==> flow/design.v <==
module fft_4pt #(
    parameter DATA_WIDTH = 16
) (
    input clk,
    input rst_n,
    input data_valid_in,
    input  signed [DATA_WIDTH-1:0] x0_r,
    input  signed [DATA_WIDTH-1:0] x0_i,
    input  signed [DATA_WIDTH-1:0] x1_r,
    input  signed [DATA_WIDTH-1:0] x1_i,
    input  signed [DATA_WIDTH-1:0] x2_r,
    input  signed [DATA_WIDTH-1:0] x2_i,
    input  signed [DATA_WIDTH-1:0] x3_r,
    input  signed [DATA_WIDTH-1:0] x3_i,
    output data_valid_out,
    output signed [DATA_WIDTH+1:0] X0_r,
    output signed [DATA_WIDTH+1:0] X0_i,
    output signed [DATA_WIDTH+1:0] X1_r,
    output signed [DATA_WIDTH+1:0] X1_i,
    output signed [DATA_WIDTH+1:0] X2_r,
    output signed [DATA_WIDTH+1:0] X2_i,
    output signed [DATA_WIDTH+1:0] X3_r,
    output signed [DATA_WIDTH+1:0] X3_i
);
    localparam S1_WIDTH = DATA_WIDTH + 1;
    localparam S2_WIDTH = DATA_WIDTH + 2;
    reg signed [DATA_WIDTH-1:0] x0_r_reg, x0_i_reg;
    reg signed [DATA_WIDTH-1:0] x2_r_reg, x2_i_reg;
    reg signed [DATA_WIDTH-1:0] x1_r_reg, x1_i_reg;
    reg signed [DATA_WIDTH-1:0] x3_r_reg, x3_i_reg;
    reg valid_s0;
    always @(posedge clk or negedge rst_n) begin
        if (!rst_n) begin
            x0_r_reg <= 0; x0_i_reg <= 0;
            x2_r_reg <= 0; x2_i_reg <= 0;
            x1_r_reg <= 0; x1_i_reg <= 0;
            x3_r_reg <= 0; x3_i_reg <= 0;
            valid_s0 <= 1'b0;
        end else begin
            x0_r_reg <= x0_r; x0_i_reg <= x0_i;
            x2_r_reg <= x2_r; x2_i_reg <= x2_i;
            x1_r_reg <= x1_r; x1_i_reg <= x1_i;
            x3_r_reg <= x3_r; x3_i_reg <= x3_i;
            valid_s0 <= data_valid_in;
        end
    end
    wire signed [S1_WIDTH-1:0] A_r, A_i, B_r, B_i;
    wire signed [S1_WIDTH-1:0] C_r, C_i, D_r, D_i;
    assign A_r = x0_r_reg + x2_r_reg;
    assign A_i = x0_i_reg + x2_i_reg;
    assign B_r = x0_r_reg - x2_r_reg;
    assign B_i = x0_i_reg - x2_i_reg;
    assign C_r = x1_r_reg + x3_r_reg;
    assign C_i = x1_i_reg + x3_i_reg;
    assign D_r = x1_r_reg - x3_r_reg;
    assign D_i = x1_i_reg - x3_i_reg;
    reg signed [S1_WIDTH-1:0] A_r_reg, A_i_reg, B_r_reg, B_i_reg;
    reg signed [S1_WIDTH-1:0] C_r_reg, C_i_reg, D_r_reg, D_i_reg;
    reg valid_s1;
    always @(posedge clk or negedge rst_n) begin
        if (!rst_n) begin
            A_r_reg <= 0; A_i_reg <= 0;
            B_r_reg <= 0; B_i_reg <= 0;
            C_r_reg <= 0; C_i_reg <= 0;
            D_r_reg <= 0; D_i_reg <= 0;
            valid_s1 <= 1'b0;
        end else begin
            A_r_reg <= A_r; A_i_reg <= A_i;
            B_r_reg <= B_r; B_i_reg <= B_i;
            C_r_reg <= C_r; C_i_reg <= C_i;
            D_r_reg <= D_r; D_i_reg <= D_i;
            valid_s1 <= valid_s0;
        end
    end
    wire signed [S2_WIDTH-1:0] X0_r_w, X0_i_w;
    wire signed [S2_WIDTH-1:0] X1_r_w, X1_i_w;
    wire signed [S2_WIDTH-1:0] X2_r_w, X2_i_w;
    wire signed [S2_WIDTH-1:0] X3_r_w, X3_i_w;
    assign X0_r_w = A_r_reg + C_r_reg;
    assign X0_i_w = A_i_reg + C_i_reg;
    assign X1_r_w = B_r_reg + D_i_reg;
    assign X1_i_w = B_i_reg - D_r_reg;
    assign X2_r_w = A_r_reg - C_r_reg;
    assign X2_i_w = A_i_reg - C_i_reg;
    assign X3_r_w = B_r_reg - D_i_reg;
    assign X3_i_w = B_i_reg + D_r_reg;
    reg signed [S2_WIDTH-1:0] X0_r_reg, X0_i_reg;
    reg signed [S2_WIDTH-1:0] X1_r_reg, X1_i_reg;
    reg signed [S2_WIDTH-1:0] X2_r_reg, X2_i_reg;
    reg signed [S2_WIDTH-1:0] X3_r_reg, X3_i_reg;
    reg valid_s2;
    always @(posedge clk or negedge rst_n) begin
        if (!rst_n) begin
            X0_r_reg <= 0; X0_i_reg <= 0;
            X1_r_reg <= 0; X1_i_reg <= 0;
            X2_r_reg <= 0; X2_i_reg <= 0;
            X3_r_reg <= 0; X3_i_reg <= 0;
            valid_s2 <= 1'b0;
        end else begin
            X0_r_reg <= X0_r_w; X0_i_reg <= X0_i_w;
            X1_r_reg <= X1_r_w; X1_i_reg <= X1_i_w;
            X2_r_reg <= X2_r_w; X2_i_reg <= X2_i_w;
            X3_r_reg <= X3_r_w; X3_i_reg <= X3_i_w;
            valid_s2 <= valid_s1;
        end
    end
    assign X0_r = X0_r_reg;
    assign X0_i = X0_i_reg;
    assign X1_r = X1_r_reg;
    assign X1_i = X1_i_reg;
    assign X2_r = X2_r_reg;
    assign X2_i = X2_i_reg;
    assign X3_r = X3_r_reg;
    assign X3_i = X3_i_reg;
    assign data_valid_out = valid_s2;
endmodule
# Reports on fft_4pt
# Tool output for the design above before and after an edit, in the order of the flow.
# "orig" refers to lines of the RTL above, "edited" to lines of the edited file.
# "delta": "edited" minus "orig" as printed here. "change_rel_pct": 100 x difference / "orig".
# Library cell names are shortened.
# Not given: -
[design] top="fft_4pt" clock_port="clk" library="sky130hd" lib_corner="tt_025C_1v80"

# The edit
# The edit as a unified diff against the file above.
# The edit is scripted, without regard to the design's behaviour, which it may alter; it was not made to optimise anything.
# begin of diff
@@ -1,4 +1,4 @@
 module fft_4pt #(
-    parameter DATA_WIDTH = 16
+    parameter DATA_WIDTH = 24
 ) (
     input clk,
# end of diff

# Elaborated design
# Counts by Yosys on the flattened word-level netlist (proc, flatten, opt, wreduce; memories kept). Register bits leave out memories and registers merged into their read ports (data or address); mux counts leave out enables and synchronous resets folded into registers. Print and check cells are left out. Cells with the same type and inputs are merged into one.
[word_totals] item="register_bits" orig=411 edited=603 delta=192 change_rel_pct=46.72
[word_totals] item="latchBits" orig=0 edited=0 delta=0
[word_totals] item="ramBits" orig=0 edited=0 delta=0
[word_totals] item="romBits" orig=0 edited=0 delta=0
[word_totals] item="clocked_rd_ports_x_width" orig=0 edited=0 delta=0
[word_totals] item="memories" orig=0 edited=0 delta=0
[word_totals] item="input_bits" orig=131 edited=195 delta=64 change_rel_pct=48.85
[word_totals] item="output_inout_bits" orig=145 edited=209 delta=64 change_rel_pct=44.14
[word_totals] item="elab_cells" orig=43 edited=43 delta=0 change_rel_pct=0.00
[op_classes] item="addsub" orig=16 edited=16 delta=0 change_rel_pct=0.00
[op_classes] item="multipliers" orig=0 edited=0 delta=0
[op_classes] item="div" orig=0 edited=0 delta=0
[op_classes] item="cmp" orig=0 edited=0 delta=0
[op_classes] item="n_eq" orig=0 edited=0 delta=0
[op_classes] item="n_shift" orig=0 edited=0 delta=0
[op_classes] item="n_mux" orig=0 edited=0 delta=0
[op_classes] item="logic" orig=0 edited=0 delta=0
[op_classes] item="reduce_and_logical" orig=0 edited=0 delta=0
[op_table] cell="16-bit by 16-bit adder with 17-bit output" orig=4 edited=0 delta=-4 change_rel_pct=-100.00
[op_table] cell="17-bit by 17-bit adder with 18-bit output" orig=4 edited=0 delta=-4 change_rel_pct=-100.00
[op_table] cell="16-bit by 16-bit subtractor with 17-bit output" orig=4 edited=0 delta=-4 change_rel_pct=-100.00
[op_table] cell="17-bit by 17-bit subtractor with 18-bit output" orig=4 edited=0 delta=-4 change_rel_pct=-100.00
[op_table] cell="24-bit by 24-bit adder with 25-bit output" orig=0 edited=4 delta=4
[op_table] cell="25-bit by 25-bit adder with 26-bit output" orig=0 edited=4 delta=4
[op_table] cell="24-bit by 24-bit subtractor with 25-bit output" orig=0 edited=4 delta=4
[op_table] cell="25-bit by 25-bit subtractor with 26-bit output" orig=0 edited=4 delta=4

# Longest topological paths
# Depth = most cells in a row (Yosys ltp): at word level without a register or memory, in the mapped netlist without a sequential cell, where the memories' decode and read muxes count.
[depth] item="ltp_word" orig=1 edited=1 delta=0 change_rel_pct=0.00
[depth] item="ABC_AREA" orig="0" edited="0"
[depth] item="mapped_depth" orig=11 edited=12 delta=1 change_rel_pct=9.09
[depth] item="mapped_depth_nobuf" orig=11 edited=12 delta=1 change_rel_pct=9.09

# Mapped cells and area
# Source: synth_stat.txt of the flow (Yosys; design flattened, memories mapped). It holds for the ABC_AREA given above (unset counts as 0); a run with the other value may have another netlist.
[synth_totals] item="mapped_cells" orig=2366 edited=3623 delta=1257 change_rel_pct=53.13
[synth_totals] item="area_mm2" orig=0.0235025 edited=0.0350912 delta=0.0115887 change_rel_pct=49.31
[synth_totals] item="seq_area_mm2" orig=0.0100847 edited=0.0148893 delta=0.0048046 change_rel_pct=47.64
[synth_totals] item="ffs" orig=403 edited=595 delta=192 change_rel_pct=47.64
[synth_totals] item="buffers" orig=87 edited=139 delta=52 change_rel_pct=59.77
[types] cell_type="dfrtp_1" orig=403 edited=595 delta=192 change_rel_pct=47.64
[types] cell_type="a21oi_1" orig=184 edited=349 delta=165 change_rel_pct=89.67
[types] cell_type="xnor2_1" orig=145 edited=286 delta=141 change_rel_pct=97.24
[types] cell_type="inv_1" orig=261 edited=396 delta=135 change_rel_pct=51.72
[types] cell_type="ha_1" orig=264 edited=392 delta=128 change_rel_pct=48.48
[types] cell_type="nor2_1" orig=184 edited=301 delta=117 change_rel_pct=63.59
[types] cell_type="o21ai_0" orig=79 edited=154 delta=75 change_rel_pct=94.94
[types] cell_type="clkbuf_1" orig=58 edited=117 delta=59 change_rel_pct=101.72
[types] cell_type="o21bai_1" orig=34 edited=74 delta=40 change_rel_pct=117.65
[types] cell_type="a21o_1" orig=40 edited=75 delta=35 change_rel_pct=87.50
[types] cell_type="nand2_1" orig=78 edited=109 delta=31 change_rel_pct=39.74
[types] cell_type="nand3_1" orig=29 edited=52 delta=23 change_rel_pct=79.31
[types] cell_type="a31oi_1" orig=24 edited=43 delta=19 change_rel_pct=79.17
[types] cell_type="nand4_1" orig=10 edited=23 delta=13 change_rel_pct=130.00
[types] cell_type="o31ai_1" orig=25 edited=34 delta=9 change_rel_pct=36.00
[types] cell_type="or4_1" orig=3 edited=11 delta=8 change_rel_pct=266.67
[types] cell_type="a221oi_1" orig=6 edited=13 delta=7 change_rel_pct=116.67
[types] cell_type="o311ai_0" orig=5 edited=12 delta=7 change_rel_pct=140.00
# The list need not be complete.

# Timing after synthesis
# Path of least setup slack by OpenSTA after synthesis, without wires, with an ideal clock, recovery checks aside; 20% of the period is set as input and as output delay. Where synthesis merged equal registers, the netlist keeps one of their names.
[synth_path] item="kind" orig="reg2reg" edited="reg2reg"
[synth_path] item="start" orig="register B_r_reg[0]" edited="register A_i_reg[1]"
[synth_path] item="end" orig="register X3_r_reg[16]" edited="register X0_i_reg[25]"
[synth_path] item="period_ns" orig=3.0 edited=3.0 delta=0.0 change_rel_pct=0.00
[synth_path] item="t_arrival_ns" orig=2.275 edited=2.530 delta=0.255 change_rel_pct=11.21
[synth_path] item="slack_ns" orig=0.601 edited=0.346 delta=-0.255
[synth_path] item="path_delay_ns" orig=2.399 edited=2.654 delta=0.255 change_rel_pct=10.63
[synth_path] item="driving_pins" orig=11 edited=10 delta=-1 change_rel_pct=-9.09
[synth_path] item="path_buffers" orig=0 edited=0 delta=0
[synth_path] item="synth_period_reached_ns" orig=2.399 edited=2.654 delta=0.255 change_rel_pct=10.63
# "path_delay_ns" = arrival - input delay + setup time.
# "driving_pins" counts driving pins, that of a launching flip-flop among them; a cell with two outputs on the path counts twice.
# "synth_period_reached_ns" is the clock period less the worst setup slack; recovery checks do not enter. This is arithmetic on one report: input and output delays are still those of the set period (20% each).
# The rows between start and end are the longest chain of elaborated cells between them; the timing report does not say that the signal goes this way. Where chains are equally long, one stands for them.
# Each line given opens the expression or statement behind the cell; cells for indexed reads and writes are added by Yosys, which also makes memories of some case tables.
[synth_between_orig] path_cell_list="dfrtp_1 -> inv_1 -> ha_1 -> inv_1 -> fa_1 -> a21o_1 -> a21oi_2 -> o211ai_1 -> a221oi_2 -> o21ai_1 -> a211o_1" elab_chain_cells=1 cone_cells=1 lines_between=1
[synth_rtl_orig] item="from (decl)" line_no=57 text="reg signed [S1_WIDTH-1:0] A_r_reg, A_i_reg, B_r_reg, B_i_reg;"
[synth_rtl_orig] item="from (assign)" line_no=63 text="B_r_reg <= 0; B_i_reg <= 0;"
[synth_rtl_orig] item="from (assign)" line_no=69 text="B_r_reg <= B_r; B_i_reg <= B_i;"
[synth_rtl_orig] item="17-bit by 17-bit subtractor with 18-bit output" line_no=85 text="assign X3_r_w = B_r_reg - D_i_reg;"
[synth_rtl_orig] item="to (assign)" line_no=97 text="X3_r_reg <= 0; X3_i_reg <= 0;"
[synth_rtl_orig] item="to (assign)" line_no=103 text="X3_r_reg <= X3_r_w; X3_i_reg <= X3_i_w;"
[synth_rtl_orig] item="to (decl)" line_no=90 text="reg signed [S2_WIDTH-1:0] X3_r_reg, X3_i_reg;"
[synth_between_edited] path_cell_list="dfrtp_1 -> ha_1 -> nand2b_1 -> a2111oi_0 -> o311a_1 -> o21ai_1 -> o41ai_2 -> a31oi_1 -> o2bb2ai_1 -> o31a_1" elab_chain_cells=1 cone_cells=1 lines_between=1
[synth_rtl_edited] item="from (decl)" line_no=57 text="reg signed [S1_WIDTH-1:0] A_r_reg, A_i_reg, B_r_reg, B_i_reg;"
[synth_rtl_edited] item="from (assign)" line_no=62 text="A_r_reg <= 0; A_i_reg <= 0;"
[synth_rtl_edited] item="from (assign)" line_no=68 text="A_r_reg <= A_r; A_i_reg <= A_i;"
[synth_rtl_edited] item="25-bit by 25-bit adder with 26-bit output" line_no=80 text="assign X0_i_w = A_i_reg + C_i_reg;"
[synth_rtl_edited] item="to (assign)" line_no=94 text="X0_r_reg <= 0; X0_i_reg <= 0;"
[synth_rtl_edited] item="to (assign)" line_no=100 text="X0_r_reg <= X0_r_w; X0_i_reg <= X0_i_w;"
[synth_rtl_edited] item="to (decl)" line_no=87 text="reg signed [S2_WIDTH-1:0] X0_r_reg, X0_i_reg;"

# Path in the finished layout
# From the final timing report of each run of pair 1: the path of least setup slack in the routed layout; clock arrival at registers is part of the times.
[layout_path] item="kind" orig="reg2reg" edited="reg2reg"
[layout_path] item="start" orig="register x0_i_reg[0]" edited="register B_r_reg[0]"
[layout_path] item="end" orig="register B_i_reg[14]" edited="register X3_r_reg[24]"
[layout_path] item="period_ns" orig=2.83 edited=2.83 delta=0.00 change_rel_pct=0.00
[layout_path] item="t_arrival_ns" orig=3.18 edited=3.31 delta=0.13 change_rel_pct=4.09
[layout_path] item="slack_ns" orig=0.12 edited=0.03 delta=-0.09
[layout_path] item="driving_pins" orig=11 edited=15 delta=4 change_rel_pct=36.36
[layout_path] item="path_buffers" orig=0 edited=2 delta=2
# The rows between start and end are the longest chain of elaborated cells between them; the timing report does not say that the signal goes this way. Where chains are equally long, one stands for them.
[layout_between_orig] path_cell_list="dfrtp_1 -> inv_1 -> ha_1 -> fa_1 -> nor2b_1 -> o21a_1 -> o21ai_0 -> a211oi_1 -> nor3_1 -> nor3_1 -> xor2_1" elab_chain_cells=1 cone_cells=1 lines_between=1
[layout_rtl_orig] item="from (decl)" line_no=27 text="reg signed [DATA_WIDTH-1:0] x0_r_reg, x0_i_reg;"
[layout_rtl_orig] item="from (assign)" line_no=34 text="x0_r_reg <= 0; x0_i_reg <= 0;"
[layout_rtl_orig] item="from (assign)" line_no=40 text="x0_r_reg <= x0_r; x0_i_reg <= x0_i;"
[layout_rtl_orig] item="16-bit by 16-bit subtractor with 17-bit output" line_no=52 text="assign B_i = x0_i_reg - x2_i_reg;"
[layout_rtl_orig] item="to (assign)" line_no=63 text="B_r_reg <= 0; B_i_reg <= 0;"
[layout_rtl_orig] item="to (assign)" line_no=69 text="B_r_reg <= B_r; B_i_reg <= B_i;"
[layout_rtl_orig] item="to (decl)" line_no=57 text="reg signed [S1_WIDTH-1:0] A_r_reg, A_i_reg, B_r_reg, B_i_reg;"
[layout_between_edited] path_cell_list="dfrtp_1 -> inv_2 -> buf_6 -> ha_4 -> inv_2 -> fa_2 -> a211oi_2 -> o21a_1 -> nor4_2 -> o31ai_1 -> buf_4 -> o2bb2ai_4 -> or3_4 -> a31oi_4 -> xor2_1" elab_chain_cells=1 cone_cells=1 lines_between=1
[layout_rtl_edited] item="from (decl)" line_no=57 text="reg signed [S1_WIDTH-1:0] A_r_reg, A_i_reg, B_r_reg, B_i_reg;"
[layout_rtl_edited] item="from (assign)" line_no=63 text="B_r_reg <= 0; B_i_reg <= 0;"
[layout_rtl_edited] item="from (assign)" line_no=69 text="B_r_reg <= B_r; B_i_reg <= B_i;"
[layout_rtl_edited] item="25-bit by 25-bit subtractor with 26-bit output" line_no=85 text="assign X3_r_w = B_r_reg - D_i_reg;"
[layout_rtl_edited] item="to (assign)" line_no=97 text="X3_r_reg <= 0; X3_i_reg <= 0;"
[layout_rtl_edited] item="to (assign)" line_no=103 text="X3_r_reg <= X3_r_w; X3_i_reg <= X3_i_w;"
[layout_rtl_edited] item="to (decl)" line_no=90 text="reg signed [S2_WIDTH-1:0] X3_r_reg, X3_i_reg;"

# Flow runs
# Both versions went through the flow (Yosys, OpenROAD) with the same settings in each pair. Constraints: input delay and output delay 20% of the set period each, output load 0.01 pF.
[settings_pair_1] period_ns=2.83 CAP_MARGIN=20 CORE_MARGIN=2 CORE_UTILIZATION=40 SLEW_MARGIN=20
[results_pair_1] item="synthArea_mm2" orig=0.0235025 edited=0.0350912 delta=0.0115887 change_rel_pct=49.31
[results_pair_1] item="final_die_area_mm2" orig=0.0607105 edited=0.090114 delta=0.0294035 change_rel_pct=48.43
[results_pair_1] item="final_stdcell_area_mm2" orig=0.0289265 edited=0.0454649 delta=0.0165384 change_rel_pct=57.17
[results_pair_1] item="layout_utilization_pct" orig=49.9 edited=52.3 delta=2.4
[results_pair_1] item="final_setup_ws_ns" orig=0.123 edited=0.026 delta=-0.097
[results_pair_1] item="tns_ns" orig=0.000 edited=0.000 delta=0.000
[results_pair_1] item="ws_hold_ns" orig=0.345 edited=0.345 delta=0.000
[results_pair_1] item="power.total_w" orig=0.0254 edited=0.041413 delta=0.016013 change_rel_pct=63.04
[results_pair_1] item="timing.achieved_period_ns" orig=2.707 edited=2.804 delta=0.097 change_rel_pct=3.58
[settings_pair_2] CAP_MARGIN=10 CELL_PAD_IN_SITES_DETAIL_PLACEMENT=2 CORE_MARGIN=7 CORE_UTILIZATION=32 GPL_TIMING_DRIVEN=1 HOLD_SLACK_MARGIN=0.02 PLACE_DENSITY_LB_ADDON=0.06 SETUP_SLACK_MARGIN=0.46 period_ns=2.41 SLEW_MARGIN=20
[results_pair_2] item="synthArea_mm2" orig=0.0235025 edited=0.0350912 delta=0.0115887 change_rel_pct=49.31
[results_pair_2] item="final_die_area_mm2" orig=0.0812307 edited=0.119129 delta=0.0378983 change_rel_pct=46.66
[results_pair_2] item="final_stdcell_area_mm2" orig=0.0358381 edited=0.0561751 delta=0.0203370 change_rel_pct=56.75
[results_pair_2] item="layout_utilization_pct" orig=49.2 edited=51.6 delta=2.4
[results_pair_2] item="final_setup_ws_ns" orig=-0.158 edited=-0.609 delta=-0.451
[results_pair_2] item="tns_ns" orig=-1.335 edited=-50.684 delta=-49.349
[results_pair_2] item="ws_hold_ns" orig=0.315 edited=0.237 delta=-0.078
[results_pair_2] item="power.total_w" orig=0.036628 edited=0.061926 delta=0.025298 change_rel_pct=69.07
[results_pair_2] item="timing.achieved_period_ns" orig=2.568 edited=3.019 delta=0.451 change_rel_pct=17.56
# "timing.achieved_period_ns" = clock period - worst setup slack. The figure is calculated, with input and output delays left at 20% of the set period.
# "power.total_w" rests on the timing tool's default activity at the inputs, not on a simulated workload.
